==> flow/design.v <==
module top (
    input clk,                   
    input mode,                  
    input song,                  
    input plus,                  
    input minus,                 
    input rst,                   
    input set,                   
    input refer,                 
    input player1,               
    input player2,               
    output reg [8:0] rope,       
    output reg [1:0] sel,        
    output reg [1:0] ledr,       
    output reg [1:0] ledg,       
    output reg [1:0] ledb,       
    output reg [3:0] ledop,      
    output reg [7:0] segdata1,   
    output reg [7:0] segdata0,   
    output reg [7:0] seg,        
    output reg [7:0] sel8,       
    output reg ledplayer1,       
    output reg ledplayer2,       
    output reg buzzer,           
    output reg round_indicator_1, 
    output reg round_indicator_2 
);
wire playsong;                   
wire song_pulse;                 
wire mode_pulse;                 
wire plus_pulse;                 
wire minus_pulse;                
wire set_pulse;                  
wire refer_pulse;                
wire player1_pulse;              
wire player2_pulse;              
wire [1:0] led_slowgreen;        
wire [3:0] led_midyellow;        
wire [1:0] led_fastred;          
wire [8:0] led_rope_afk1;        
wire [1:0] led_win_afk1;         
wire [1:0] led_test_afk1;        
wire [8:0] led_rope_afk2;        
wire [1:0] led_win_afk2;         
wire [1:0] led_test_afk2;        
reg gameoverflag;                    
reg win1;                        
reg win2;                        
reg draw;                        
reg winflag_1;                   
reg winflag_2;                   
reg buzzerflag;                  
reg [1:0] modereg;               
reg [3:0] cycle;                 
reg [2:0] scan;                  
reg [3:0] score1;                
reg [3:0] score2;                
reg [3:0] win;                   
reg [3:0] now_round_reg1;        
reg [3:0] now_round_reg0;        
reg [7:0] secreg;                
reg [3:0] secreg1;               
reg [3:0] secreg0;               
reg [7:0] sec;                   
reg [3:0] sec1;                  
reg [3:0] sec0;                  
reg [4:0] now_round;             
reg [1:0] cntdownsec;            
reg [1:0] buzzer_gameover_1;     
reg [3:0] buzzer_gameover_8;     
reg [3:0] next_state;            
reg [3:0] current_state;         
reg [63:0] dispseg;              
reg [23:0] flick_cnt_1Hz;        
reg [23:0] flick_cnt_2Hz;        
reg [22:0] flick_cnt_4Hz_1;      
reg [22:0] flick_cnt_4Hz_2;      
reg [22:0] flick_cnt_4_33Hz;     
reg [23:0] buzzer_cnt_1Hz;       
reg [22:0] buzzer_cnt_4Hz;       
reg [25:0] buzzer_cnt_0_5Hz;     
reg [23:0] countdown_1Hz;        
reg [23:0] win_cnt_2Hz;          
parameter init              = 4'd0;
parameter time_set          = 4'd1;
parameter round_set         = 4'd2;
parameter finish_setting    = 4'd3;
parameter counting_down     = 4'd4;
parameter gaming            = 4'd5;
parameter check             = 4'd6;
parameter gameover          = 4'd7;
debounce mode_debounce (                               
    .clk (clk),
    .rst (rst),
    .key (mode),
    .key_pulse (mode_pulse)
);
debounce song_debounce (                               
    .clk (clk),
    .rst (rst),
    .key (song),
    .key_pulse (song_pulse)
);
debounce sec_plus_debounce (                               
    .clk (clk),
    .rst (rst),
    .key (plus),
    .key_pulse (plus_pulse)
);
debounce sec_minus_debounce (                               
    .clk (clk),
    .rst (rst),
    .key (minus),
    .key_pulse (minus_pulse)
);
debounce set_debounce (                               
    .clk (clk),
    .rst (rst),
    .key (set),
    .key_pulse (set_pulse)
);
debounce refer_debounce (                               
    .clk (clk),
    .rst (rst),
    .key (refer),
    .key_pulse (refer_pulse)
);
debounce player1_debounce (                               
    .clk (clk),
    .rst (rst),
    .key (player1),
    .key_pulse (player1_pulse)
);
debounce player2_debounce (                               
    .clk (clk),
    .rst (rst),
    .key (player2),
    .key_pulse (player2_pulse)
);
breath_led_slow greenslow (
    .clk(clk),
    .rst(rst),
    .ledslow1(led_slowgreen[0]),
    .ledslow2(led_slowgreen[1])
);
breath_led_mid yellowmid (
    .clk(clk),
    .rst(rst),
    .ledmid11(led_midyellow[0]),
    .ledmid12(led_midyellow[1]),
    .ledmid21(led_midyellow[2]),
    .ledmid22(led_midyellow[3])
);
breath_led_fast redfast (
    .clk(clk),
    .rst(rst),
    .ledfast1(led_fastred[0]),
    .ledfast2(led_fastred[1])
);
breath_led_afk1 afk1(
    .clk(clk),
    .rst(rst),
    .ledafkrope(led_rope_afk1),
    .ledafk1(led_win_afk1[0]),
    .ledafk2(led_win_afk1[1]),
    .ledafk3(led_test_afk1[0]),
    .ledafk4(led_test_afk1[1])
);
breath_led_afk2 afk2(
    .clk(clk),
    .rst(rst),
    .ledafkrope(led_rope_afk2),
    .ledafk1(led_win_afk2[0]),
    .ledafk2(led_win_afk2[1]),
    .ledafk3(led_test_afk2[0]),
    .ledafk4(led_test_afk2[1])
);
playsongs bgm(
    .clk(clk),
    .rst(gameoverflag),
    .song(song_pulse),
    .buzzer(playsong)
);
always @(posedge clk or negedge rst)
begin
    if(!rst)
    begin
        ledop[1] <= 0;
        current_state <= init;
    end
    else
    begin
        current_state <= next_state;
        ledop[1] <= 1;
    end
end
always @(posedge clk)
begin
    case(current_state)
    init:   next_state <= time_set;
    time_set:
    begin
        if(set_pulse)
        next_state <= round_set;
    end
    round_set:
    begin
        if(set_pulse)
        next_state <= finish_setting;
    end
    finish_setting:
    begin
        if(refer_pulse)
        next_state <= counting_down;
    end
    counting_down:
    begin
        if(cntdownsec == 0)
        next_state <= gaming;
    end
    gaming:
    begin
        if(secreg > 0)
        begin
            if(rope[0] || rope[8])
            next_state <= check;
        end
        else
        next_state<= check;
    end
    check:
    begin
        if((score1 == win)|| (score2 == win))
        next_state <= gameover;
        else
        begin
            if(refer_pulse)
            next_state <= counting_down;
        end
    end
    gameover:
    begin
        next_state <= gameover;
    end
    endcase
end
always @(posedge clk)
begin
    case(current_state)
    init:
    begin
        score1  <= 0;
        score2  <= 0;
        win1    <= 0;
        win2    <= 0;
        now_round<=1;
        draw    <= 0;
    end
    gaming:
    begin
        if      (rope[0])   begin win1 <= 1; win2 <= 0; end
        else if (rope[8])   begin win1 <= 0; win2 <= 1; end
        else if ((rope[0]||rope[1]||rope[2]||rope[3])&&(secreg == 0)) begin win1 <= 1; win2 <= 0; end
        else if ((rope[5]||rope[6]||rope[7]||rope[8])&&(secreg == 0)) begin win1 <= 0; win2 <= 1; end
        else if (rope[4]&&(secreg == 0)) begin draw <= 1; end
    end
    check:
    begin
        if      (win1)  begin score1 <= score1 + 1; now_round <= now_round + 1; win1 <= 0; end
        else if (win2)  begin score2 <= score2 + 1; now_round <= now_round + 1; win2 <= 0; end
        else if (draw)  begin now_round <= now_round + 1; draw <= 0; end
    end
    default:
    begin
        win1 <= 0;
        win2 <= 0;
    end
    endcase
end
always @(posedge clk)
begin
    case(current_state)
    init:
    begin
        ledr    <= 2'b00;
        ledg    <= 2'b11;
        ledb    <= 2'b11;
    end
    time_set:
    begin
    if(set_pulse)  
    begin
        ledr[1] <= 1;
        ledg[1] <= 0;
    end
    end
    round_set:
    begin
    if(set_pulse)  
    begin
        ledr[0] <= 1;
        ledg[0] <= 0;
    end  
    end
    finish_setting:
    begin
        if(refer_pulse)
        begin
            ledr <= 2'b11;
            ledg <= 2'b11;
            ledb <= 2'b11;
            flick_cnt_4Hz_1 <= 0;
        end
    end
    counting_down:
    begin
        if(flick_cnt_4Hz_1 >= 3_000)
        begin
            ledr <= ~ledr;
            ledg <= ~ledg;
            ledb <= ~ledb;
            flick_cnt_4Hz_1 <= 0;
        end
        else flick_cnt_4Hz_1 <= flick_cnt_4Hz_1 + 1;
        if(cntdownsec == 0)
        begin
            ledr <= 2'b11;
            ledg <= 2'b11;
            ledb <= 2'b11;
        end
    end
    gaming:
    begin
        if(rope[4])
        begin
            ledg[0] <= led_slowgreen[0];
            ledg[1] <= led_slowgreen[1];
            ledr[1] <= 1;
            ledr[0] <= 1;
        end
        else if(rope[2]||rope[3]||rope[5]||rope[6])
        begin
            ledg[0] <= led_midyellow[0];
            ledr[0] <= led_midyellow[1];
            ledg[1] <= led_midyellow[2];
            ledr[1] <= led_midyellow[3];
        end
        else if(rope[0]||rope[1]||rope[7]||rope[8])
        begin
            ledg[0] <= 1;
            ledg[1] <= 1;
            ledr[0] <= led_fastred[0];
            ledr[1] <= led_fastred[1];
        end
    end
    default:
    begin
        ledr    <= 2'b11;
        ledg    <= 2'b11;
        ledb    <= 2'b11;
        flick_cnt_4Hz_1 <= 0;
    end
    endcase
end
always @(posedge clk)
begin
    case(current_state)
    init:
    begin
        sec     <= 5;
        win     <= 1;
    end
    time_set:
    begin
        if(plus_pulse)  
        begin
            if (sec >= 95)
            sec <= 5;
            else
            sec <= sec + 5;
        end
        if(minus_pulse)  
        begin
            if (sec <= 5)
            sec <= 95;
            else
            sec <= sec - 5;
        end
    end
    round_set:
    begin
        if(plus_pulse)  
        begin
            if(win == 9) win <= 1;
            else win <= win + 1;
        end
        if(minus_pulse)  
        begin
            if(win == 1) win <= 9;
            else win <= win - 1;
        end
    end
    default: begin win <= win; end
    endcase
end
always @(posedge clk)
begin
    case(current_state)
    init:
    begin
        ledop[3] <= 1;
        ledop[2] <= 1;
        ledop[0] <= 1;
    end
    time_set:
    begin
        if(set) ledop[0] <= 1;
        else    ledop[0] <= 0;
        if(plus)ledop[2] <= 1;
        else    ledop[2] <= 0;
        if(minus)ledop[3] <= 1;
        else    ledop[3] <= 0;
    end
    round_set:
    begin
        if(set) ledop[0] <= 1;
        else    ledop[0] <= 0;
        if(plus)ledop[2] <= 1;
        else    ledop[2] <= 0;
        if(minus)ledop[3] <= 1;
        else    ledop[3] <= 0;
    end
    default:
    begin
        ledop[3] <= 1;
        ledop[2] <= 1;
        ledop[0] <= 1;
    end
    endcase
end
always @(posedge clk)
begin
    case(current_state)
    counting_down:
    begin
        if(flick_cnt_1Hz >= 12_000)
        begin
            cntdownsec <= cntdownsec - 1;
            flick_cnt_1Hz <= 0;
        end
        else flick_cnt_1Hz <= flick_cnt_1Hz + 1;
    end
    default:
    begin
        flick_cnt_1Hz <= 0;
        cntdownsec <= 3;
    end
    endcase
end
always @(posedge clk)
begin
    case(current_state)
    init: countdown_1Hz <= 0;
    counting_down:
    begin
        secreg <= sec;
    end
    gaming:
    begin
        if(countdown_1Hz >= 12_000)
        begin
            countdown_1Hz <= 0;
            secreg <= secreg - 1;
        end
        else countdown_1Hz <= countdown_1Hz + 1;
    end
    check:
    begin
        if(rope[0]||rope[8])    secreg <= secreg;
        if(secreg == 0)         secreg <= secreg;
    end
    endcase
end
always @(posedge clk)
begin
    if(current_state == init)
    begin
        sec1    <= 0;
        sec0    <= 0;
        secreg1 <= 0;
        secreg0 <= 0;
        now_round_reg1 <= 0;
        now_round_reg0 <= 0;
    end
    sec0 <= sec % 10;
    sec1 <= sec / 10;
    secreg0 <= secreg % 10;
    secreg1 <= secreg / 10;
    now_round_reg0 <= now_round % 10;
    now_round_reg1 <= now_round / 10;
end
always @(posedge clk)
begin
    case(current_state)
    init:
    begin
        sel <= 2'b11;
        flick_cnt_2Hz <= 0;
    end
    time_set:
    begin
        if(flick_cnt_2Hz>=6_000)
        begin
            sel <= ~sel;
            flick_cnt_2Hz <= 0;
        end
        else flick_cnt_2Hz <= flick_cnt_2Hz + 1;
    end
    round_set:
    begin
    sel[0] <= 1;
    if(flick_cnt_2Hz>=6_000)
        begin
            sel[1] <= ~sel[1];
            flick_cnt_2Hz <= 0;
        end
    else flick_cnt_2Hz <= flick_cnt_2Hz + 1;
    end
    finish_setting: sel <= 2'b00;
    counting_down: sel <= 2'b10;
    gaming: sel <= 2'b00;
    endcase
end
always @(posedge clk)
begin
    case(current_state)
    init: dispseg <= 64'h0;
    time_set:
    begin
    case(sec0)
        0: segdata0 <= 8'h3f;
        5: segdata0 <= 8'h6d;
    endcase
    case(sec1)
        0: segdata1 <= 8'h3f;
        1: segdata1 <= 8'h06;
        2: segdata1 <= 8'h5b;
        3: segdata1 <= 8'h4f;
        4: segdata1 <= 8'h66;
        5: segdata1 <= 8'h6d;
        6: segdata1 <= 8'h7d;
        7: segdata1 <= 8'h07;
        8: segdata1 <= 8'h7f;
        9: segdata1 <= 8'h6f;
    endcase
    end
    round_set:
    begin
    case(win)
        1: segdata1 <= 8'h06;
        2: segdata1 <= 8'h5b;
        3: segdata1 <= 8'h4f;
        4: segdata1 <= 8'h66;
        5: segdata1 <= 8'h6d;
        6: segdata1 <= 8'h7d;
        7: segdata1 <= 8'h07;
        8: segdata1 <= 8'h7f;
        9: segdata1 <= 8'h6f;
    endcase
    end
    finish_setting:
    begin
    case(sec0)
        0: segdata0 <= 8'h3f;
        5: segdata0 <= 8'h6d;
    endcase
    case(sec1)
        0: segdata1 <= 8'h3f;
        1: segdata1 <= 8'h06;
        2: segdata1 <= 8'h5b;
        3: segdata1 <= 8'h4f;
        4: segdata1 <= 8'h66;
        5: segdata1 <= 8'h6d;
        6: segdata1 <= 8'h7d;
        7: segdata1 <= 8'h07;
        8: segdata1 <= 8'h7f;
        9: segdata1 <= 8'h6f;
    endcase
    case(win)
    1:
    begin
        dispseg[63:56] <= 8'h06;     
        dispseg[55:48] <= 8'h40;     
        dispseg[47:40] <= 8'h3f;     
        dispseg[39:32] <= 8'h3f;     
        dispseg[31:24] <= 8'h3f;     
        dispseg[23:16] <= 8'h40;     
        dispseg[15:8]  <= 8'h40;     
        dispseg[7:0]   <= 8'h3f;     
    end
    2:
    begin
        dispseg[63:56] <= 8'h5b;     
        dispseg[55:48] <= 8'h40;     
        dispseg[47:40] <= 8'h3f;     
        dispseg[39:32] <= 8'h3f;     
        dispseg[31:24] <= 8'h3f;     
        dispseg[23:16] <= 8'h40;     
        dispseg[15:8]  <= 8'h40;     
        dispseg[7:0]   <= 8'h3f;     
    end
    3:
    begin
        dispseg[63:56] <= 8'h4f;     
        dispseg[55:48] <= 8'h40;     
        dispseg[47:40] <= 8'h3f;     
        dispseg[39:32] <= 8'h3f;     
        dispseg[31:24] <= 8'h3f;     
        dispseg[23:16] <= 8'h40;     
        dispseg[15:8]  <= 8'h40;     
        dispseg[7:0]   <= 8'h3f;     
    end
    4:
    begin
        dispseg[63:56] <= 8'h66;     
        dispseg[55:48] <= 8'h40;     
        dispseg[47:40] <= 8'h3f;     
        dispseg[39:32] <= 8'h3f;     
        dispseg[31:24] <= 8'h3f;     
        dispseg[23:16] <= 8'h40;     
        dispseg[15:8]  <= 8'h40;     
        dispseg[7:0]   <= 8'h3f;     
    end
    5:
    begin
        dispseg[63:56] <= 8'h6d;     
        dispseg[55:48] <= 8'h40;     
        dispseg[47:40] <= 8'h3f;     
        dispseg[39:32] <= 8'h3f;     
        dispseg[31:24] <= 8'h3f;     
        dispseg[23:16] <= 8'h40;     
        dispseg[15:8]  <= 8'h40;     
        dispseg[7:0]   <= 8'h3f;     
    end
    6:
    begin
        dispseg[63:56] <= 8'h7d;     
        dispseg[55:48] <= 8'h40;     
        dispseg[47:40] <= 8'h3f;     
        dispseg[39:32] <= 8'h3f;     
        dispseg[31:24] <= 8'h3f;     
        dispseg[23:16] <= 8'h40;     
        dispseg[15:8]  <= 8'h40;     
        dispseg[7:0]   <= 8'h3f;     
    end
    7:
    begin
        dispseg[63:56] <= 8'h07;     
        dispseg[55:48] <= 8'h40;     
        dispseg[47:40] <= 8'h3f;     
        dispseg[39:32] <= 8'h3f;     
        dispseg[31:24] <= 8'h3f;     
        dispseg[23:16] <= 8'h40;     
        dispseg[15:8]  <= 8'h40;     
        dispseg[7:0]   <= 8'h3f;     
    end
    8:
    begin
        dispseg[63:56] <= 8'h7f;     
        dispseg[55:48] <= 8'h40;     
        dispseg[47:40] <= 8'h3f;     
        dispseg[39:32] <= 8'h3f;     
        dispseg[31:24] <= 8'h3f;     
        dispseg[23:16] <= 8'h40;     
        dispseg[15:8]  <= 8'h40;     
        dispseg[7:0]   <= 8'h3f;     
    end
    9:
    begin
        dispseg[63:56] <= 8'h6f;     
        dispseg[55:48] <= 8'h40;     
        dispseg[47:40] <= 8'h3f;     
        dispseg[39:32] <= 8'h3f;     
        dispseg[31:24] <= 8'h3f;     
        dispseg[23:16] <= 8'h40;     
        dispseg[15:8]  <= 8'h40;     
        dispseg[7:0]   <= 8'h3f;     
    end
    endcase
    end
    counting_down:
    begin
    case(now_round_reg1)
        0: dispseg[47:40] <=8'h3f;
        1: dispseg[47:40] <=8'h06;
        2: dispseg[47:40] <=8'h5b;
        3: dispseg[47:40] <=8'h4f;
        4: dispseg[47:40] <=8'h66;
        5: dispseg[47:40] <=8'h6d;
        6: dispseg[47:40] <=8'h7d;
        7: dispseg[47:40] <=8'h07;
        8: dispseg[47:40] <=8'h7f;
        9: dispseg[47:40] <=8'h6f;
    endcase
    case(now_round_reg0)
        0: dispseg[39:32] <=8'h3f;
        1: dispseg[39:32] <=8'h06;
        2: dispseg[39:32] <=8'h5b;
        3: dispseg[39:32] <=8'h4f;
        4: dispseg[39:32] <=8'h66;
        5: dispseg[39:32] <=8'h6d;
        6: dispseg[39:32] <=8'h7d;
        7: dispseg[39:32] <=8'h07;
        8: dispseg[39:32] <=8'h7f;
        9: dispseg[39:32] <=8'h6f;
    endcase
    case(cntdownsec)   
        3: segdata0 <= 8'h4f;
        2: segdata0 <= 8'h5b;
        1: segdata0 <= 8'h06;
        0: segdata0 <= 8'h3f;
    endcase
    end
    gaming:
    begin
    case(secreg0)
        0: segdata0 <= 8'h3f;
        1: segdata0 <= 8'h06;
        2: segdata0 <= 8'h5b;
        3: segdata0 <= 8'h4f;
        4: segdata0 <= 8'h66;
        5: segdata0 <= 8'h6d;
        6: segdata0 <= 8'h7d;
        7: segdata0 <= 8'h07;
        8: segdata0 <= 8'h7f;
        9: segdata0 <= 8'h6f;
    endcase
    case(secreg1)
        0: segdata1 <= 8'h3f;
        1: segdata1 <= 8'h06;
        2: segdata1 <= 8'h5b;
        3: segdata1 <= 8'h4f;
        4: segdata1 <= 8'h66;
        5: segdata1 <= 8'h6d;
        6: segdata1 <= 8'h7d;
        7: segdata1 <= 8'h07;
        8: segdata1 <= 8'h7f;
        9: segdata1 <= 8'h6f;
    endcase
    end
    check:
    begin
    case(score1)
        0: dispseg[31:24] <= 8'h3f;
        1: dispseg[31:24] <= 8'h06;
        2: dispseg[31:24] <= 8'h5b;
        3: dispseg[31:24] <= 8'h4f;
        4: dispseg[31:24] <= 8'h66;
        5: dispseg[31:24] <= 8'h6d;
        6: dispseg[31:24] <= 8'h7d;
        7: dispseg[31:24] <= 8'h07;
        8: dispseg[31:24] <= 8'h7f;
        9: dispseg[31:24] <= 8'h6f;
    endcase
    case(score2)
        0: dispseg[7 : 0] <= 8'h3f;
        1: dispseg[7 : 0] <= 8'h06;
        2: dispseg[7 : 0] <= 8'h5b;
        3: dispseg[7 : 0] <= 8'h4f;
        4: dispseg[7 : 0] <= 8'h66;
        5: dispseg[7 : 0] <= 8'h6d;
        6: dispseg[7 : 0] <= 8'h7d;
        7: dispseg[7 : 0] <= 8'h07;
        8: dispseg[7 : 0] <= 8'h7f;
        9: dispseg[7 : 0] <= 8'h6f;
    endcase
    end
    gameover:
    begin
    if(score1 == win)
    begin
        dispseg[63:56] <= 8'h7d;
        dispseg[55:48] <= 8'h7d;
        dispseg[47:40] <= 8'h7d;
        dispseg[39:32] <= 8'h7d;
        dispseg[31:24] <= 8'h38;
        dispseg[23:16] <= 8'h3f;
        dispseg[15:8]  <= 8'h6d;
        dispseg[7:0]   <= 8'h79;
    end
    if(score2 == win)
    begin
        dispseg[63:56] <= 8'h38;
        dispseg[55:48] <= 8'h3f;
        dispseg[47:40] <= 8'h6d;
        dispseg[39:32] <= 8'h79;
        dispseg[31:24] <= 8'h7d;
        dispseg[23:16] <= 8'h7d;
        dispseg[15:8]  <= 8'h7d;
        dispseg[7:0]   <= 8'h7d;
    end
    end
    endcase
end
always @(posedge clk)
begin
    if(current_state >= finish_setting)
    begin
        scan <= scan + 1;
        case(scan)
        3'd0: begin sel8 <= 8'b1111_1110; seg <= dispseg[7:0]; end
        3'd1: begin sel8 <= 8'b1111_1101; seg <= dispseg[15:8]; end
        3'd2: begin sel8 <= 8'b1111_1011; seg <= dispseg[23:16]; end
        3'd3: begin sel8 <= 8'b1111_0111; seg <= dispseg[31:24]; end
        3'd4: begin sel8 <= 8'b1110_1111; seg <= dispseg[39:32]; end
        3'd5: begin sel8 <= 8'b1101_1111; seg <= dispseg[47:40]; end
        3'd6: begin sel8 <= 8'b1011_1111; seg <= dispseg[55:48]; end
        3'd7: begin sel8 <= 8'b0111_1111; seg <= dispseg[63:56]; end
        endcase
    end
    else sel8 <= 8'b1111_1111;
    if(current_state == init)
    begin
        scan <= 0;
        seg  <= 8'h00;
    end
end
always @(posedge clk)
begin
    case(current_state)
    init:
    begin
        flick_cnt_4_33Hz <= 0;
        cycle <= 1;
        winflag_2 <= 0;
        flick_cnt_4Hz_2 <= 0;
        rope <= 9'b0000_0_0000;
    end
    time_set:
    begin
        if      (modereg == 2'b00) rope <= led_rope_afk1;
        else if (modereg == 2'b01)
        begin
            rope[8:5] <= led_rope_afk2[8:5];
            rope[3:0] <= led_rope_afk2[3:0];
            rope[4] <= led_rope_afk2[4];
        end
        else if (modereg == 2'b10) rope <= 9'b1111_1_1111;
        else if (modereg == 2'b11) rope <= 9'b0000_0_0000;
    end
    round_set:
    begin
        if      (modereg == 2'b00) rope <= led_rope_afk1;
        else if (modereg == 2'b01)
        begin
            rope[8:5] <= led_rope_afk2[8:5];
            rope[3:0] <= led_rope_afk2[3:0];
            rope[4] <= led_rope_afk2[4];
        end
        else if (modereg == 2'b10) rope <= 9'b1111_1_1111;
        else if (modereg == 2'b11) rope <= 9'b0000_0_0000;
    end
    finish_setting: rope <= 9'b0000_0_0000;
    counting_down:
    begin
        if (flick_cnt_4_33Hz >= 2_769)
        begin
            cycle <= cycle + 1;
            flick_cnt_4_33Hz <= 0;
        end
        else flick_cnt_4_33Hz <= flick_cnt_4_33Hz + 1;
        case(cycle)
            1: rope <= 9'b1000_0_0001;
            2: rope <= 9'b0100_0_0010;
            3: rope <= 9'b0010_0_0100;
            4: rope <= 9'b0001_0_1000;
            5: rope <= 9'b0000_1_0000;
            6: rope <= 9'b0001_0_1000;
            7: rope <= 9'b0010_0_0100;
            8: rope <= 9'b0100_0_0010;
            9: rope <= 9'b1000_0_0001;
            10:rope <= 9'b0100_0_0010;
            11:rope <= 9'b0010_0_0100;
            12:rope <= 9'b0001_0_1000;
            13:rope <= 9'b0000_1_0000;
        endcase
    end
    gaming:
    begin
        if(player1_pulse) rope <= {rope[7:0],rope[8]};
        if(player2_pulse) rope <= {rope[0],rope[8:1]};
    end
    check:
    begin
        if((score1==win || score2==win )) winflag_2 <= 1;
        rope <= rope;
        flick_cnt_4_33Hz <= 0;
        cycle <= 1;
    end
    gameover:
    begin
        if((score1==win || score2==win ) && (winflag_2 == 1))
        begin
            rope <= 9'b0101_0_1010;
            winflag_2 <= 0;
        end
        if(flick_cnt_4Hz_2 >= 3_000)
        begin
            rope <= ~rope;
            flick_cnt_4Hz_2 <= 0;
        end
        else flick_cnt_4Hz_2 <= flick_cnt_4Hz_2 + 1;
    end
    default:
    begin
        flick_cnt_4_33Hz <= 0;
        cycle <= 1;
    end
    endcase
end
always @(posedge clk)
begin
    case(current_state)
    time_set:
    begin
        if(set_pulse||plus_pulse||minus_pulse||buzzerflag)
        begin
            if(buzzer_cnt_4Hz <= 1_500)
            begin
                buzzerflag <= 1;
                buzzer <= 1;
                buzzer_cnt_4Hz <= buzzer_cnt_4Hz + 1;
            end
            else
            begin
                buzzerflag <= 0;
                buzzer <= 0;
                buzzer_cnt_4Hz <= 0;
            end
        end
    end
    round_set:
    begin
        if(plus_pulse||minus_pulse||buzzerflag)
        begin
            if(buzzer_cnt_4Hz <= 1_500)
            begin
                buzzerflag <= 1;
                buzzer <= 1;
                buzzer_cnt_4Hz <= buzzer_cnt_4Hz + 1;
            end
            else
            begin
                buzzerflag <= 0;
                buzzer <= 0;
                buzzer_cnt_4Hz <= 0;
            end
        end
        if(set_pulse) buzzerflag <= 1;
    end
    finish_setting:
    begin
        if(buzzer_cnt_4Hz <= 1_500 && buzzerflag == 1)
        begin
            buzzerflag <= 1;
            buzzer <= 1;
            buzzer_cnt_4Hz <= buzzer_cnt_4Hz + 1;
        end
        else
        begin
            buzzerflag <= 0;
            buzzer <= 0;
            buzzer_cnt_4Hz <= 0;
        end
    end
    counting_down:
    begin
        if(buzzer_cnt_1Hz >= 6_000)
        begin
            buzzer <= ~buzzer;
            buzzer_cnt_1Hz <= 0;
        end
        else buzzer_cnt_1Hz <= buzzer_cnt_1Hz + 1;
    end
    check:
    begin
        if((score1==win || score2==win )) winflag_1 <= 1;
        if(buzzer_cnt_4Hz >= 1_500 && buzzer_gameover_8 < 8)
        begin
            buzzer <= ~buzzer;
            buzzer_cnt_4Hz <= 0;
            buzzer_gameover_8 <= buzzer_gameover_8 + 1;
        end
        else buzzer_cnt_4Hz <= buzzer_cnt_4Hz + 1;
    end
    gameover:
    begin
        if((score1==win || score2==win ) && (winflag_1 == 1))
        begin
            buzzer <= ~buzzer;
            winflag_1 <= 0;
        end
        if(buzzer_cnt_0_5Hz >= 24_000 && buzzer_gameover_1 < 1)
        begin
            buzzer <= ~buzzer;
            buzzer_cnt_0_5Hz <= 0;
            gameoverflag <= 1;
            buzzer_gameover_1 <= buzzer_gameover_1 + 1;
        end
        else buzzer_cnt_0_5Hz <= buzzer_cnt_0_5Hz + 1;
        if(buzzer_gameover_1 == 1)  buzzer <= playsong;
    end
    default:
    begin
        buzzer <= 0;
        buzzer_gameover_8 <= 0;
        buzzer_gameover_1 <= 0;
        buzzer_cnt_4Hz <= 0;
        buzzer_cnt_0_5Hz <= 0;
        winflag_1 <= 0;
        buzzerflag <= 0;
        gameoverflag <= 0;
    end 
    endcase
    if(current_state == init) buzzer_cnt_1Hz <= 0;
end
always @(posedge clk) 
begin
    case(current_state)
    time_set:
    begin
        if(modereg == 2'b00)
        begin
            ledplayer1 <= led_win_afk1[0];  
            ledplayer2 <= led_win_afk1[1];
        end
        else if(modereg == 2'b01)
        begin
            ledplayer1 <= led_win_afk2[0];  
            ledplayer2 <= led_win_afk2[1];
        end
        else if(modereg == 2'b10)
        begin
            ledplayer1 <= 1;  
            ledplayer2 <= 1;
        end
        else if(modereg == 2'b11)
        begin
            ledplayer1 <= 0;  
            ledplayer2 <= 0;
        end
    end
    round_set:
    begin
        if(modereg == 2'b00)
        begin
            ledplayer1 <= led_win_afk1[0];  
            ledplayer2 <= led_win_afk1[1];
        end
        else if(modereg == 2'b01)
        begin
            ledplayer1 <= led_win_afk2[0];  
            ledplayer2 <= led_win_afk2[1];
        end
        else if(modereg == 2'b10)
        begin
            ledplayer1 <= 1;  
            ledplayer2 <= 1;
        end
        else if(modereg == 2'b11)
        begin
            ledplayer1 <= 0;  
            ledplayer2 <= 0;
        end
    end
    check:
    begin
        if(win_cnt_2Hz >= 3_000)
        begin
            win_cnt_2Hz <= 0;
            if(rope[0]||rope[1]||rope[2]||rope[3])
            ledplayer1 <= ~ledplayer1;
            if(rope[5]||rope[6]||rope[7]||rope[8])
            ledplayer2 <= ~ledplayer2;
        end
        else win_cnt_2Hz <= win_cnt_2Hz + 1;
    end
    gameover:
    begin
        if(win_cnt_2Hz >= 3_000)
        begin
            win_cnt_2Hz <= 0;
            if(score1 == win)
            ledplayer1 <= ~ledplayer1;
            if(score2 == win)
            ledplayer2 <= ~ledplayer2;
        end
        else win_cnt_2Hz <= win_cnt_2Hz + 1;
    end
    default:
    begin
        ledplayer1 <= 0;
        ledplayer2 <= 0;
        win_cnt_2Hz <= 0;
    end
    endcase
end
always @(posedge clk)
begin
    case(current_state)
    time_set:
    begin
        if(modereg == 2'b00)
        begin
            round_indicator_1 <= led_test_afk1[0];
            round_indicator_2 <= led_test_afk1[1];
        end
        else if(modereg == 2'b01)
        begin
            round_indicator_1 <= led_test_afk2[0];
            round_indicator_2 <= led_test_afk2[1];
        end
        else if(modereg == 2'b10)
        begin
            round_indicator_1 <= 1;
            round_indicator_2 <= 1;
        end
        else if(modereg == 2'b11)
        begin
            round_indicator_1 <= 0;
            round_indicator_2 <= 0;
        end
    end
    round_set:
    begin
        if(modereg == 2'b00)
        begin
            round_indicator_1 <= led_test_afk1[0];
            round_indicator_2 <= led_test_afk1[1];
        end
        else if(modereg == 2'b01)
        begin
            round_indicator_1 <= led_test_afk2[0];
            round_indicator_2 <= led_test_afk2[1];
        end
        else if(modereg == 2'b10)
        begin
            round_indicator_1 <= 1;
            round_indicator_2 <= 1;
        end
        else if(modereg == 2'b11)
        begin
            round_indicator_1 <= 0;
            round_indicator_2 <= 0;
        end
    end
    default:
    begin
        round_indicator_1 <= 0;
        round_indicator_2 <= 0;
    end
    endcase
end
always @(posedge clk or negedge rst)
begin
    if(!rst) modereg <= 2'b00;
    else if(mode_pulse) modereg <= modereg + 1;
end
endmodule
module debounce (clk,rst,key,key_pulse);
parameter       N  =  1;                       
input             clk;
input             rst;
input 	[N-1:0]   key;                         
output  [N-1:0]   key_pulse;                   
reg     [N-1:0]   key_rst_pre;                 
reg     [N-1:0]   key_rst;                     
wire    [N-1:0]   key_edge;                    
always @(posedge clk or negedge rst)
begin
    if (!rst) begin
        key_rst <= {N{1'b1}};                 
        key_rst_pre <= {N{1'b1}};
    end
    else begin
        key_rst <= key;                      
        key_rst_pre <= key_rst;              
    end    
end
assign key_edge = key_rst_pre & (~key_rst); 
reg	[7:0]	  cnt;                        
always @(posedge clk or negedge rst)
begin
    if(!rst)
        cnt <= 8'h0;
    else if(key_edge)
        cnt <= 8'h0;
    else
        cnt <= cnt + 1'h1;
end  
reg     [N-1:0]   key_sec_pre;                 
reg     [N-1:0]   key_sec;                    
always @(posedge clk or negedge rst)
begin
    if (!rst) 
        key_sec <= {N{1'b1}};                
    else if (cnt==8'hff)
        key_sec <= key;  
end
always @(posedge clk or negedge rst)
begin
    if (!rst)
        key_sec_pre <= {N{1'b1}};
    else                   
        key_sec_pre <= key_sec;             
end      
assign key_pulse = key_sec_pre & (~key_sec);     
endmodule
module breath_led_slow(clk,rst,ledslow1,ledslow2);
input clk;             	 
input rst;             	 
output reg ledslow1;     
output reg ledslow2;
reg [24:0] cnt1;       	 
reg [24:0] cnt2;       	 
reg flag;              	 
parameter   CNT_NUM = 40;	 
always@(posedge clk or negedge rst) begin 
	if(!rst) begin
		cnt1<=13'd0;
		end 
	else begin
		if(cnt1>=CNT_NUM-1) 
			cnt1<=1'b0;
		else 
			cnt1<=cnt1+1'b1; 
		end
	end
always@(posedge clk or negedge rst) begin 
	if(!rst) begin
		cnt2<=13'd0;
		flag<=1'b0;
	end 
	else begin
		if(cnt1==CNT_NUM-1) begin	 
			if(!flag) begin       	 
				if(cnt2>=CNT_NUM-1)	 
					flag<=1'b1;
				else
					cnt2<=cnt2+1'b1;
			end 
			else begin           	 
				if(cnt2<=0)          
					flag<=1'b0;
				else 
					cnt2<=cnt2-1'b1;
			end
		end
	else cnt2<=cnt2;   	 
	ledslow1 <= (cnt1<cnt2)?1'b0:1'b1;
	ledslow2 <= (cnt2<cnt1)?1'b0:1'b1;
	end
end
endmodule
module breath_led_mid(clk,rst,ledmid11,ledmid12,ledmid21,ledmid22);
input clk;             	 
input rst;             	 
output reg ledmid11;     
output reg ledmid12;
output reg ledmid21;
output reg ledmid22;
reg [24:0] cnt1;       	 
reg [24:0] cnt2;       	 
reg flag;              	 
parameter   CNT_NUM = 24;	 
always@(posedge clk or negedge rst) begin 
	if(!rst) begin
		cnt1<=13'd0;
		end 
	else begin
		if(cnt1>=CNT_NUM-1) 
			cnt1<=1'b0;
		else 
			cnt1<=cnt1+1'b1; 
		end
	end
always@(posedge clk or negedge rst) begin 
	if(!rst) begin
		cnt2<=13'd0;
		flag<=1'b0;
	end 
	else begin
		if(cnt1==CNT_NUM-1) begin	 
			if(!flag) begin       	 
				if(cnt2>=CNT_NUM-1)	 
					flag<=1'b1;
				else
					cnt2<=cnt2+1'b1;
			end 
			else begin           	 
				if(cnt2<=0)          
					flag<=1'b0;
				else 
					cnt2<=cnt2-1'b1;
			end
		end
	else cnt2<=cnt2;   	 
	ledmid11 <= (cnt1<cnt2)?1'b0:1'b1;
	ledmid12 <= ledmid11;
	ledmid21 <= (cnt2<cnt1)?1'b0:1'b1;
	ledmid22 <= ledmid21;
	end
end
endmodule
module breath_led_fast(clk,rst,ledfast1,ledfast2);
input clk;             	 
input rst;             	 
output reg ledfast1;     
output reg ledfast2;
reg [24:0] cnt1;       	 
reg [24:0] cnt2;       	 
reg flag;              	 
parameter   CNT_NUM = 15;	 
always@(posedge clk or negedge rst) begin 
	if(!rst) begin
		cnt1<=13'd0;
		end 
	else begin
		if(cnt1>=CNT_NUM-1) 
			cnt1<=1'b0;
		else 
			cnt1<=cnt1+1'b1; 
		end
	end
always@(posedge clk or negedge rst) begin 
	if(!rst) begin
		cnt2<=13'd0;
		flag<=1'b0;
	end 
	else begin
		if(cnt1==CNT_NUM-1) begin	 
			if(!flag) begin       	 
				if(cnt2>=CNT_NUM-1)	 
					flag<=1'b1;
				else
					cnt2<=cnt2+1'b1;
			end 
			else begin           	 
				if(cnt2<=0)          
					flag<=1'b0;
				else 
					cnt2<=cnt2-1'b1;
			end
		end
	else cnt2<=cnt2;   	 
	ledfast1 <= (cnt1<cnt2)?1'b0:1'b1;
	ledfast2 <= (cnt2<cnt1)?1'b0:1'b1;
	end
end
endmodule
module breath_led_afk1(clk,rst,ledafkrope,ledafk1,ledafk2,ledafk3,ledafk4);
input clk;             	 
input rst;             	 
output reg [8:0] ledafkrope;     
output reg ledafk1;
output reg ledafk2;
output reg ledafk3;
output reg ledafk4;
reg [24:0] cnt1;       	 
reg [24:0] cnt2;       	 
reg flag;              	 
parameter   CNT_NUM = 40;	 
always@(posedge clk or negedge rst) begin 
	if(!rst) begin
		cnt1<=13'd0;
		end 
	else begin
		if(cnt1>=CNT_NUM-1) 
			cnt1<=1'b0;
		else 
			cnt1<=cnt1+1'b1; 
		end
	end
always@(posedge clk or negedge rst) begin 
	if(!rst) begin
		cnt2<=13'd0;
		flag<=1'b0;
	end 
	else begin
		if(cnt1==CNT_NUM-1) begin	 
			if(!flag) begin       	 
				if(cnt2>=CNT_NUM-1)	 
					flag<=1'b1;
				else
					cnt2<=cnt2+1'b1;
			end 
			else begin           	 
				if(cnt2<=0)          
					flag<=1'b0;
				else 
					cnt2<=cnt2-1'b1;
			end
		end
	else cnt2<=cnt2;   	 
	ledafkrope[8] <= (cnt1<cnt2)?1'b0:1'b1;
	ledafkrope[7] <= (cnt1<cnt2)?1'b0:1'b1;
	ledafkrope[6] <= (cnt1<cnt2)?1'b0:1'b1;
	ledafkrope[5] <= (cnt1<cnt2)?1'b0:1'b1;
	ledafkrope[4] <= (cnt1<cnt2)?1'b0:1'b1;
	ledafkrope[3] <= (cnt1<cnt2)?1'b0:1'b1;
	ledafkrope[2] <= (cnt1<cnt2)?1'b0:1'b1;
	ledafkrope[1] <= (cnt1<cnt2)?1'b0:1'b1;
	ledafkrope[0] <= (cnt1<cnt2)?1'b0:1'b1;
	ledafk1 <= (cnt1<cnt2)?1'b0:1'b1;
	ledafk2 <= (cnt1<cnt2)?1'b0:1'b1;
	ledafk3 <= (cnt1<cnt2)?1'b0:1'b1;
	ledafk4 <= (cnt1<cnt2)?1'b0:1'b1;
	end
end
endmodule
module breath_led_afk2(clk,rst,ledafkrope,ledafk1,ledafk2,ledafk3,ledafk4);
input clk;             	 
input rst;             	 
output reg [8:0] ledafkrope;     
output reg ledafk1;
output reg ledafk2;
output reg ledafk3;
output reg ledafk4;
reg [24:0] cnt1;       	 
reg [24:0] cnt2;       	 
reg flag;              	 
parameter   CNT_NUM = 40;	 
always@(posedge clk or negedge rst) begin 
	if(!rst) begin
		cnt1<=13'd0;
		end 
	else begin
		if(cnt1>=CNT_NUM-1) 
			cnt1<=1'b0;
		else 
			cnt1<=cnt1+1'b1; 
		end
	end
always@(posedge clk or negedge rst) begin 
	if(!rst) begin
		cnt2<=13'd0;
		flag<=1'b0;
	end 
	else begin
		if(cnt1==CNT_NUM-1) begin	 
			if(!flag) begin       	 
				if(cnt2>=CNT_NUM-1)	 
					flag<=1'b1;
				else
					cnt2<=cnt2+1'b1;
			end 
			else begin           	 
				if(cnt2<=0)          
					flag<=1'b0;
				else 
					cnt2<=cnt2-1'b1;
			end
		end
	else cnt2<=cnt2;   	 
	ledafkrope[8] <= (cnt1<cnt2)?1'b0:1'b1;
	ledafkrope[7] <= (cnt1<cnt2)?1'b0:1'b1;
	ledafkrope[6] <= (cnt1<cnt2)?1'b0:1'b1;
	ledafkrope[5] <= (cnt1<cnt2)?1'b0:1'b1;
	ledafkrope[4] <= (cnt1>cnt2)?1'b0:1'b1;
	ledafkrope[3] <= (cnt1<cnt2)?1'b0:1'b1;
	ledafkrope[2] <= (cnt1<cnt2)?1'b0:1'b1;
	ledafkrope[1] <= (cnt1<cnt2)?1'b0:1'b1;
	ledafkrope[0] <= (cnt1<cnt2)?1'b0:1'b1;
	ledafk1 <= (cnt1>cnt2)?1'b0:1'b1;
	ledafk2 <= (cnt1>cnt2)?1'b0:1'b1;
	ledafk3 <= (cnt1>cnt2)?1'b0:1'b1;
	ledafk4 <= (cnt1>cnt2)?1'b0:1'b1;
	end
end
endmodule
module playsongs(
    input clk,
    input rst,
    input song,
    output reg buzzer
);
parameter   N_sil= 440,  
            N_do = 458,  
            N_re = 408,  
            N_mi = 364,  
            N_fa = 343,  
            N_so = 306,  
            N_la = 272,  
            N_si = 243,  
            stoptime= 11,
            dotime  = 13,
            retime  = 14,
            mitime  = 16,
            fatime  = 17,
            sotime  = 19,
            latime  = 22,
            sitime  = 24;
reg [16:0]	cnt0;	     
reg [10:0]	cnt1;	     
reg	[6 :0]	cnt2;	     
reg	[16:0]	pre_set;	 
wire[16:0]	pre_div;	 
reg	[10:0]	cishu;	     
wire[10:0]	cishu_div;	 
reg [1: 0]  flag;	     
reg	[6 :0]	YINFU;	     
always @(posedge clk or negedge rst)
begin
    if(!rst)        flag <= 2'b00;
    else if(song)   flag <= flag + 1;
end
always @(posedge clk or negedge rst)
begin
    if(!rst)                YINFU <= 66;
    else if(flag == 2'b00)  YINFU <= 66;
    else if(flag == 2'b01)  YINFU <= 48;
    else if(flag == 2'b10)  YINFU <= 36;
    else                    YINFU <= 1;
end
always @(posedge clk or negedge rst)
begin
    if(!rst)                    cnt0 <= 0;
    else if(flag == 2'b11)      cnt0 <= 0;
    else if(song)               cnt0 <= 0;
    else
    begin
        if(cnt0 == pre_set - 1) cnt0 <= 0;
        else                    cnt0 <= cnt0 + 1;
    end
end
always @(posedge clk or negedge rst)
begin
    if(!rst)                    cnt1 <= 0;
    else if(flag == 2'b11)      cnt1 <= 0;
    else if(song)               cnt1 <= 0;
    else
    begin
        if(cnt0 == pre_set - 1)
        begin
            if(cnt1 == cishu)   cnt1 <= 0;
            else                cnt1 <= cnt1 + 1;
        end
    end
end
always @(posedge clk or negedge rst)
begin
    if(!rst)                        cnt2 <= 0;
    else if(flag == 2'b11)          cnt2 <= 0;
    else if(song)                   cnt2 <= 0;
    else
    begin
        if(cnt1 == cishu && cnt0 == pre_set - 1)
        begin
            if(cnt2 == YINFU - 1)   cnt2 <= 0;
            else                    cnt2 <= cnt2 + 1;
        end
    end
end
always @(*)
begin
    case(pre_set)
        N_sil:cishu<= stoptime;
        N_do:cishu <= dotime;
        N_re:cishu <= retime;
        N_mi:cishu <= mitime;
        N_fa:cishu <= fatime;
        N_so:cishu <= sotime;
        N_la:cishu <= latime;
        N_si:cishu <= sitime;
        default:cishu <= stoptime;
    endcase
end
always @(*)
begin
    if(flag == 2'b00)
    begin
        case(cnt2)	 
            0 : pre_set <= N_mi;
            1 : pre_set <= N_mi;
            2 : pre_set <= N_fa;
            3 : pre_set <= N_so;
            4 : pre_set <= N_so;
            5 : pre_set <= N_fa;
            6 : pre_set <= N_mi;
            7 : pre_set <= N_re;
            8 : pre_set <= N_do;
            9 : pre_set <= N_do;
            10: pre_set <= N_re;
            11: pre_set <= N_mi;            
            12: pre_set <= N_mi;
            13: pre_set <= N_re;
            14: pre_set <= N_re;
            15: pre_set <= N_sil;
            16: pre_set <= N_mi;
            17: pre_set <= N_mi;
            18: pre_set <= N_fa;
            19: pre_set <= N_so;
            20: pre_set <= N_so;
            21: pre_set <= N_fa;
            22: pre_set <= N_mi;
            23: pre_set <= N_re;
            24: pre_set <= N_do;
            25: pre_set <= N_do;
            26: pre_set <= N_re;
            27: pre_set <= N_mi;
            28: pre_set <= N_re;
            29: pre_set <= N_do;
            30: pre_set <= N_do;
            31: pre_set <= N_sil;
            32: pre_set <= N_re;
            33: pre_set <= N_re;
            34: pre_set <= N_mi;
            35: pre_set <= N_do;
            36: pre_set <= N_re;
            37: pre_set <= N_mi;
            38: pre_set <= N_fa;
            39: pre_set <= N_mi;
            40: pre_set <= N_do;
            41: pre_set <= N_re;
            42: pre_set <= N_mi;
            43: pre_set <= N_fa;
            44: pre_set <= N_mi;
            45: pre_set <= N_re;
            46: pre_set <= N_do;
            47: pre_set <= N_re;
            48: pre_set <= N_so;
            49: pre_set <= N_sil;
            50: pre_set <= N_mi;
            51: pre_set <= N_mi;
            52: pre_set <= N_fa;
            53: pre_set <= N_so;
            54: pre_set <= N_so;
            55: pre_set <= N_fa;
            56: pre_set <= N_mi;
            57: pre_set <= N_re;
            58: pre_set <= N_do;
            59: pre_set <= N_do;
            60: pre_set <= N_re;
            61: pre_set <= N_mi;
            62: pre_set <= N_re;
            63: pre_set <= N_do;
            64: pre_set <= N_do;
            65: pre_set <= N_sil;
            default: pre_set <= N_sil;
        endcase
    end
    else if (flag == 2'b01)
    begin
        case(cnt2)	 
            0 : pre_set <= N_do;
            1 : pre_set <= N_do;
            2 : pre_set <= N_so;
            3 : pre_set <= N_so;
            4 : pre_set <= N_la;
            5 : pre_set <= N_la;
            6 : pre_set <= N_so;
            7 : pre_set <= N_sil;
            8 : pre_set <= N_fa;
            9 : pre_set <= N_fa;
            10: pre_set <= N_mi;
            11: pre_set <= N_mi;
            12: pre_set <= N_re;
            13: pre_set <= N_re;
            14: pre_set <= N_do;
            15: pre_set <= N_sil;
            16: pre_set <= N_so;
            17: pre_set <= N_so;
            18: pre_set <= N_fa;
            19: pre_set <= N_fa;
            20: pre_set <= N_mi;
            21: pre_set <= N_mi;
            22: pre_set <= N_re;
            23: pre_set <= N_sil;
            24: pre_set <= N_so;
            25: pre_set <= N_so;
            26: pre_set <= N_fa;
            27: pre_set <= N_fa;
            28: pre_set <= N_mi;
            29: pre_set <= N_mi;
            30: pre_set <= N_re;
            31: pre_set <= N_sil;
            32: pre_set <= N_do;
            33: pre_set <= N_do;
            34: pre_set <= N_so;
            35: pre_set <= N_so;
            36: pre_set <= N_la;
            37: pre_set <= N_la;
            38: pre_set <= N_so;
            39: pre_set <= N_sil;
            40: pre_set <= N_fa;
            41: pre_set <= N_fa;
            42: pre_set <= N_mi;
            43: pre_set <= N_mi;
            44: pre_set <= N_re;
            45: pre_set <= N_re;
            46: pre_set <= N_do;
            47: pre_set <= N_sil;
            default: pre_set <= N_sil;
        endcase
    end
    else if (flag == 2'b10)
    begin
        case(cnt2)	 
            0 : pre_set <= N_do;
            1 : pre_set <= N_re;
            2 : pre_set <= N_mi;
            3 : pre_set <= N_do;
            4 : pre_set <= N_do;
            5 : pre_set <= N_re;
            6 : pre_set <= N_mi;
            7 : pre_set <= N_do;
            8 : pre_set <= N_mi;
            9 : pre_set <= N_fa;
            10: pre_set <= N_so;
            11: pre_set <= N_sil;
            12: pre_set <= N_mi;
            13: pre_set <= N_fa;
            14: pre_set <= N_so;
            15: pre_set <= N_sil;
            16: pre_set <= N_so;
            17: pre_set <= N_la;
            18: pre_set <= N_so;
            19: pre_set <= N_fa;
            20: pre_set <= N_mi;
            21: pre_set <= N_do;
            22: pre_set <= N_so;
            23: pre_set <= N_la;
            24: pre_set <= N_so;
            25: pre_set <= N_fa;
            26: pre_set <= N_mi;
            27: pre_set <= N_do;
            28: pre_set <= N_re;
            29: pre_set <= N_so;
            30: pre_set <= N_do;
            31: pre_set <= N_sil;
            32: pre_set <= N_re;
            33: pre_set <= N_so;
            34: pre_set <= N_do;
            35: pre_set <= N_sil;
            default: pre_set <= N_sil;
        endcase
    end
    else    pre_set <= N_sil;
end
assign pre_div = pre_set / 2;
assign cishu_div = cishu * 4 / 5;
always @(posedge clk or negedge rst)
begin
    if(!rst)                    buzzer <= 0;
    else if(pre_set != N_sil)
    begin
        if(cnt1 < cishu_div)
        begin
            if(cnt0 < pre_div)  buzzer <= 0;
            else                buzzer <= 1;
        end
        else                    buzzer <= 0;
    end
    else                        buzzer <= 0;
end
endmodule
; ---- Reports on top
; Module top before and after one edit of its RTL, step after step.
; Lines under "before" count in the file above, lines under "after" in the edited file.
; "diff": "after" minus "before" as printed here. "change_rel_pct": 100 x difference / "before".
; Operators: Yosys type, input widths -> output width; for muxes data width and select width s.
; Not given: n/a
[design]
top = top
clock_port = clk
library = sky130hd
lib_corner = tt_025C_1v80

; ---- The edit
; The edit as a unified diff against the file above.
; A script made this edit. It changes what the design does and was not meant as an optimisation.
; begin of diff
@@ -1393,5 +1393,5 @@
 					flag<=1'b1;
 				else
-					cnt2<=cnt2+1'b1;
+					cnt2<=cnt2|1'b1;
 			end 
 			else begin           	 
; end of diff

; ---- Word level
; Source: Yosys, flattened and elaborated, memories not mapped. Widths are those after wreduce. Registers that Yosys merges into a memory's read port (data or address) are not register bits. Print and check cells do not count.
; Memory sizes are those after Yosys's memory passes, which may raise the word count (mostly to a power of two), join words into wider ones and drop unused or constant bits.
[op_classes]
columns = item, before, after, diff, change_rel_pct
row1 = add_sub_neg, 53, 52, -1, -1.89
row2 = div, 7, 7, 0, 0.00
row3 = compare, 43, 43, 0, 0.00
row4 = eq_ne, 203, 203, 0, 0.00
row5 = n_mux, 283, 283, 0, 0.00
row6 = bitwise, 52, 53, 1, 1.92
row7 = reduce_and_logical, 127, 128, 1, 0.79
[ops]
columns = cell, before, after, diff, change_rel_pct
row1 = $mux 1, 102, 103, 1, 0.98
row2 = $not 1->1, 31, 32, 1, 3.23
row3 = $mux 25, 20, 19, -1, -5.00
row4 = $reduce_and 3->1, 15, 16, 1, 6.67
row5 = $add 25x1->25 const B, 10, 9, -1, -10.00
; Unchanged operator kinds not shown: 135.
[bits]
columns = item, before, after, diff, change_rel_pct
row1 = ff_bits, 861, 861, 0, 0.00
row2 = rom_bits, 2048, 2048, 0, 0.00
row3 = n_memories, 3, 3, 0, 0.00
row4 = elab_cells, 908, 910, 2, 0.22
[mem_list]
columns = item, before, after
row1 = memory_list, 128x8 r1 w0; 64x8 r1 w0; 64x8 r1 w0, 128x8 r1 w0; 64x8 r1 w0; 64x8 r1 w0

; ---- Longest topological paths
; Depth = most cells in a row (Yosys ltp): at word level without a register or memory, in the mapped netlist without a sequential cell, where the memories' decode and read muxes count.
[depth]
columns = item, before, after, diff, change_rel_pct
row1 = word_depth, 11, 11, 0, 0.00
row2 = ABC_AREA, 0, 0, n/a, n/a
row3 = depth_mapped, 32, 36, 4, 12.50
row4 = mapped_depth_nobuf, 29, 33, 4, 13.79

; ---- Netlist
; The flow's flattened synthesis, as Yosys stat reports it; memories are mapped. The netlist is that of the ABC_AREA named above (0 if unset); the other value can give another one.
[synth_totals]
columns = item, before, after, diff, change_rel_pct
row1 = mapped_cells, 4893, 4790, -103, -2.11
row2 = yosys_area_um2, 47384.2, 46751.1, -633.1, -1.34
row3 = seqArea_um2, 21827.2, 21827.2, 0.0, 0.00
row4 = flip_flops, 824, 824, 0, 0.00
[types]
columns = type, before, after, diff, change_rel_pct
row1 = sky130_fd_sc_hd__nand2_1, 370, 342, -28, -7.57
row2 = sky130_fd_sc_hd__a21oi_1, 267, 242, -25, -9.36
row3 = sky130_fd_sc_hd__ha_1, 368, 344, -24, -6.52
row4 = sky130_fd_sc_hd__nor3_1, 101, 85, -16, -15.84
row5 = sky130_fd_sc_hd__nand2b_1, 76, 62, -14, -18.42
row6 = sky130_fd_sc_hd__a31oi_1, 46, 33, -13, -28.26
row7 = sky130_fd_sc_hd__clkbuf_1, 142, 131, -11, -7.75
row8 = sky130_fd_sc_hd__o21a_1, 48, 37, -11, -22.92
row9 = sky130_fd_sc_hd__and2_1, 33, 44, 11, 33.33
row10 = sky130_fd_sc_hd__or4_1, 16, 26, 10, 62.50
; Unchanged cell types not shown: 16.
; The list need not be complete.
; By module: a second synthesis without flattening, with its own total; a netlist apart from the flattened one above.
[unflattened]
columns = item, before, after, diff, change_rel_pct
row1 = hier_cells, 5338, 5192, -146, -2.74
row2 = hier_area_um2, 50542.2, 49746.5, -795.7, -1.57
; Rows give one instance, submodules left out.
[by_module_before]
columns = mod, n_inst, cells, mod_area_um2, mod_seq_area_um2
row1 = top, 1, 2209, 22004.9, 11616.1
row2 = playsongs, 1, 680, 5337.6, 1077.3
row3 = breath_led_afk2, 1, 437, 3953.8, 1336.3
row4 = debounce, 8, 43, 490.5, 305.3
row5 = breath_led_mid, 1, 422, 3901.2, 1396.3
row6 = breath_led_slow, 1, 425, 3842.4, 1336.3
row7 = breath_led_fast, 1, 397, 3803.6, 1336.3
row8 = breath_led_afk1, 1, 424, 3774.9, 1306.3
[by_module_after]
columns = mod, n_inst, cells, mod_area_um2, mod_seq_area_um2
row1 = top, 1, 2216, 22146.2, 11616.1
row2 = playsongs, 1, 680, 5337.6, 1077.3
row3 = breath_led_afk2, 1, 437, 3953.8, 1336.3
row4 = debounce, 8, 43, 490.5, 305.3
row5 = breath_led_mid, 1, 422, 3901.2, 1396.3
row6 = breath_led_slow, 1, 425, 3842.4, 1336.3
row7 = breath_led_fast, 1, 397, 3803.6, 1336.3
row8 = breath_led_afk1, 1, 271, 2837.7, 1306.3

; ---- Timing after synthesis
; Path of least setup slack by OpenSTA after synthesis, without wires, with an ideal clock, recovery checks aside; 20% of the period is set as input and as output delay. Where synthesis merged equal registers, the netlist keeps one of their names.
[synth_path]
columns = item, before, after, diff, change_rel_pct
row1 = path_kind, register to register, register to register, n/a, n/a
row2 = start, reg bgm.cnt2[0], reg bgm.cnt2[1], n/a, n/a
row3 = end, reg bgm.buzzer, reg bgm.buzzer, n/a, n/a
row4 = tclk_ns, 10.0, 10.0, 0.0, 0.00
row5 = t_first_pin_ns, 0.000, 0.000, 0.000, n/a
row6 = arrival_time_ns, 6.302, 6.481, 0.179, 2.84
row7 = t_required_ns, 9.935, 9.917, -0.018, -0.18
row8 = path_slack_ns, 3.633, 3.436, -0.197, n/a
row9 = path_delay_ns, 6.367, 6.564, 0.197, 3.09
row10 = stages, 31, 36, 5, 16.13
row11 = n_path_buf, 3, 3, 0, 0.00
row12 = period_less_setup_slack_ns, 6.367, 6.564, 0.197, 3.09
; "path_delay_ns" is the arrival time less input delay plus setup time.
; "stages" counts driving pins, that of a launching flip-flop among them; a cell with two outputs on the path counts twice.
; "period_less_setup_slack_ns" is the clock period less the worst setup slack; recovery checks do not enter. This is arithmetic on one report: input and output delays are still those of the set period (20% each).
; The rows between start and end are the longest chain of elaborated cells between them; the timing report does not say that the signal goes this way. Where chains are equally long, one stands for them.
; A line is the first line of the expression or statement that the cell stems from. Yosys adds cells for indexed reads and writes and turns some case tables into memories.
; The chain passes a memory read, where the word-level depth is cut; so it can be longer than that depth.
; A register here has more assigning lines than the two given.
[synth_via_before]
path_cell_list = sky130_fd_sc_hd__dfrtp_1 -> sky130_fd_sc_hd__clkbuf_1 -> sky130_fd_sc_hd__clkbuf_1 -> sky130_fd_sc_hd__inv_1 -> sky130_fd_sc_hd__ha_1 -> sky130_fd_sc_hd__clkbuf_1 -> sky130_fd_sc_hd__a2111oi_0 -> sky130_fd_sc_hd__o21ai_0 -> [15 not listed] -> sky130_fd_sc_hd__o22ai_1 -> sky130_fd_sc_hd__a211oi_1 -> sky130_fd_sc_hd__ha_1 -> sky130_fd_sc_hd__a21o_1 -> sky130_fd_sc_hd__a21oi_1 -> sky130_fd_sc_hd__o211ai_1 -> sky130_fd_sc_hd__a41oi_1 -> sky130_fd_sc_hd__o211a_1
elab_chain_len = 11
cells_between = 23
classes_between = div: 1; compare: 2; eq/ne: 8; mux: 9; memory: 3
[synth_lines_before]
columns = item, line_no
row1 = start: declaration, 1505  ; reg [6 :0] cnt2;
row2 = start: assignment, 1552  ; if(!rst)                        cnt2 <= 0;
row3 = start: assignment, 1560  ; else                    cnt2 <= cnt2 + 1;
row4 = $mem_v2 64x8, 1708  ; case(cnt2)
row5 = $mux 17, 1708
row6 = $mux 17, 1706  ; else if (flag == 2'b10)
row7 = $mux 17, 1652  ; else if (flag == 2'b01)
row8 = [4 not listed], n/a
row9 = $lt 11x11->1, 1757  ; if(cnt1 < cishu_div)
row10 = $mux 1, 1757
row11 = $mux 1, 1755  ; else if(pre_set != N_sil)
row12 = end: assignment, 1754  ; if(!rst)                    buzzer <= 0;
row13 = end: assignment, 1759  ; if(cnt0 < pre_div)  buzzer <= 0;
row14 = end: declaration, 1485  ; output reg buzzer
[synth_via_after]
path_cell_list = sky130_fd_sc_hd__dfrtp_1 -> sky130_fd_sc_hd__clkbuf_1 -> sky130_fd_sc_hd__buf_2 -> sky130_fd_sc_hd__inv_1 -> sky130_fd_sc_hd__ha_1 -> sky130_fd_sc_hd__clkbuf_1 -> sky130_fd_sc_hd__nor3b_1 -> sky130_fd_sc_hd__o21ai_0 -> [20 not listed] -> sky130_fd_sc_hd__a21oi_1 -> sky130_fd_sc_hd__nor2_1 -> sky130_fd_sc_hd__o21a_1 -> sky130_fd_sc_hd__a2111oi_0 -> sky130_fd_sc_hd__nand3_1 -> sky130_fd_sc_hd__nor2_1 -> sky130_fd_sc_hd__o21ai_0 -> sky130_fd_sc_hd__o21ai_0
elab_chain_len = 11
cells_between = 23
classes_between = div: 1; compare: 2; eq/ne: 8; mux: 9; memory: 3
[synth_lines_after]
columns = item, line_no
row1 = start: declaration, 1505  ; reg [6 :0] cnt2;
row2 = start: assignment, 1552  ; if(!rst)                        cnt2 <= 0;
row3 = start: assignment, 1560  ; else                    cnt2 <= cnt2 + 1;
row4 = $mem_v2 64x8, 1708  ; case(cnt2)
row5 = $mux 17, 1708
row6 = $mux 17, 1706  ; else if (flag == 2'b10)
row7 = $mux 17, 1652  ; else if (flag == 2'b01)
row8 = [4 not listed], n/a
row9 = $lt 11x11->1, 1757  ; if(cnt1 < cishu_div)
row10 = $mux 1, 1757
row11 = $mux 1, 1755  ; else if(pre_set != N_sil)
row12 = end: assignment, 1754  ; if(!rst)                    buzzer <= 0;
row13 = end: assignment, 1759  ; if(cnt0 < pre_div)  buzzer <= 0;
row14 = end: declaration, 1485  ; output reg buzzer

; ---- Path in the finished layout
; From the final timing report of each run of pair 1: the path of least setup slack in the routed layout; clock arrival at registers is part of the times.
[layout_path]
columns = item, before, after, diff, change_rel_pct
row1 = path_kind, register to register, register to register, n/a, n/a
row2 = start, reg bgm.cnt2[1], reg bgm.cnt2[2], n/a, n/a
row3 = end, reg bgm.buzzer, reg bgm.buzzer, n/a, n/a
row4 = tclk_ns, 7.79, 7.79, 0.00, 0.00
row5 = t_first_pin_ns, 0.64, 0.64, 0.00, 0.00
row6 = arrival_time_ns, 6.86, 7.63, 0.77, 11.22
row7 = t_required_ns, 8.37, 8.36, -0.01, -0.12
row8 = path_slack_ns, 1.51, 0.73, -0.78, n/a
row9 = stages, 30, 30, 0, 0.00
row10 = n_path_buf, 2, 0, -2, -100.00
; The rows between start and end are the longest chain of elaborated cells between them; the timing report does not say that the signal goes this way. Where chains are equally long, one stands for them.
; The chain passes a memory read, where the word-level depth is cut; so it can be longer than that depth.
; A register here has more assigning lines than the two given.
[layout_via_before]
path_cell_list = sky130_fd_sc_hd__dfrtp_1 -> sky130_fd_sc_hd__buf_4 -> sky130_fd_sc_hd__ha_1 -> sky130_fd_sc_hd__ha_1 -> sky130_fd_sc_hd__a32o_1 -> sky130_fd_sc_hd__a221oi_1 -> sky130_fd_sc_hd__a311oi_1 -> sky130_fd_sc_hd__buf_4 -> [14 not listed] -> sky130_fd_sc_hd__o22ai_1 -> sky130_fd_sc_hd__a211oi_1 -> sky130_fd_sc_hd__ha_1 -> sky130_fd_sc_hd__a21o_1 -> sky130_fd_sc_hd__a21oi_1 -> sky130_fd_sc_hd__o211ai_1 -> sky130_fd_sc_hd__a41oi_1 -> sky130_fd_sc_hd__o211a_1
elab_chain_len = 11
cells_between = 23
classes_between = div: 1; compare: 2; eq/ne: 8; mux: 9; memory: 3
[layout_lines_before]
columns = item, line_no
row1 = start: declaration, 1505  ; reg [6 :0] cnt2;
row2 = start: assignment, 1552  ; if(!rst)                        cnt2 <= 0;
row3 = start: assignment, 1560  ; else                    cnt2 <= cnt2 + 1;
row4 = $mem_v2 64x8, 1708  ; case(cnt2)
row5 = $mux 17, 1708
row6 = $mux 17, 1706  ; else if (flag == 2'b10)
row7 = $mux 17, 1652  ; else if (flag == 2'b01)
row8 = [4 not listed], n/a
row9 = $lt 11x11->1, 1757  ; if(cnt1 < cishu_div)
row10 = $mux 1, 1757
row11 = $mux 1, 1755  ; else if(pre_set != N_sil)
row12 = end: assignment, 1754  ; if(!rst)                    buzzer <= 0;
row13 = end: assignment, 1759  ; if(cnt0 < pre_div)  buzzer <= 0;
row14 = end: declaration, 1485  ; output reg buzzer
[layout_via_after]
path_cell_list = sky130_fd_sc_hd__dfrtp_1 -> sky130_fd_sc_hd__inv_1 -> sky130_fd_sc_hd__ha_1 -> sky130_fd_sc_hd__a32o_1 -> sky130_fd_sc_hd__a221oi_1 -> sky130_fd_sc_hd__a211oi_1 -> sky130_fd_sc_hd__ha_1 -> sky130_fd_sc_hd__nor3b_1 -> [14 not listed] -> sky130_fd_sc_hd__a21oi_1 -> sky130_fd_sc_hd__nor2_1 -> sky130_fd_sc_hd__o21a_1 -> sky130_fd_sc_hd__a2111oi_0 -> sky130_fd_sc_hd__nand3_1 -> sky130_fd_sc_hd__nor2_1 -> sky130_fd_sc_hd__o21ai_0 -> sky130_fd_sc_hd__o21ai_0
elab_chain_len = 11
cells_between = 23
classes_between = div: 1; compare: 2; eq/ne: 8; mux: 9; memory: 3
[layout_lines_after]
columns = item, line_no
row1 = start: declaration, 1505  ; reg [6 :0] cnt2;
row2 = start: assignment, 1552  ; if(!rst)                        cnt2 <= 0;
row3 = start: assignment, 1560  ; else                    cnt2 <= cnt2 + 1;
row4 = $mem_v2 64x8, 1708  ; case(cnt2)
row5 = $mux 17, 1708
row6 = $mux 17, 1706  ; else if (flag == 2'b10)
row7 = $mux 17, 1652  ; else if (flag == 2'b01)
row8 = [4 not listed], n/a
row9 = $lt 11x11->1, 1757  ; if(cnt1 < cishu_div)
row10 = $mux 1, 1757
row11 = $mux 1, 1755  ; else if(pre_set != N_sil)
row12 = end: assignment, 1754  ; if(!rst)                    buzzer <= 0;
row13 = end: assignment, 1759  ; if(cnt0 < pre_div)  buzzer <= 0;
row14 = end: declaration, 1485  ; output reg buzzer

; ---- Flow runs
; Both versions went through the flow (Yosys, OpenROAD) with the same settings in each pair. Constraints: input delay and output delay 20% of the set period each, output load 0.01 pF.
[settings_pair_1]
CORE_UTILIZATION = 40
PLACE_DENSITY = 0.6
period_ns = 7.79
CAP_MARGIN = 20
CORE_MARGIN = 2
SLEW_MARGIN = 20
[results_pair_1]
columns = item, before, after, diff, change_rel_pct
row1 = post_synth_area_um2, 47384.2, 46751.1, -633.1, -1.34
row2 = final_die_area_um2, 121229.0, 119630.0, -1599.0, -1.32
row3 = finish.stdcell_area_um2, 53664.0, 52905.7, -758.3, -1.41
row4 = post_route_util_pct, 45.6, 45.6, 0.0, n/a
row5 = fin_ws_ns, 1.511, 0.730, -0.781, n/a
row6 = setup_tns_ns, 0.000, 0.000, 0.000, n/a
row7 = timing.hold.ws_ns, 0.364, 0.363, -0.001, n/a
row8 = power_uw, 14985, 9589, -5396, -36.01
row9 = achieved_period_ns, 6.279, 7.060, 0.781, 12.44
; By "achieved_period_ns" is meant the clock period of the run minus its worst setup slack. This is arithmetic on one report: input and output delays are still those of the set period (20% each).
; By "power_uw" is meant OpenSTA's value without simulated activity: inputs other than the clock are taken to toggle once in ten clock periods, and the tool carries that through the logic.
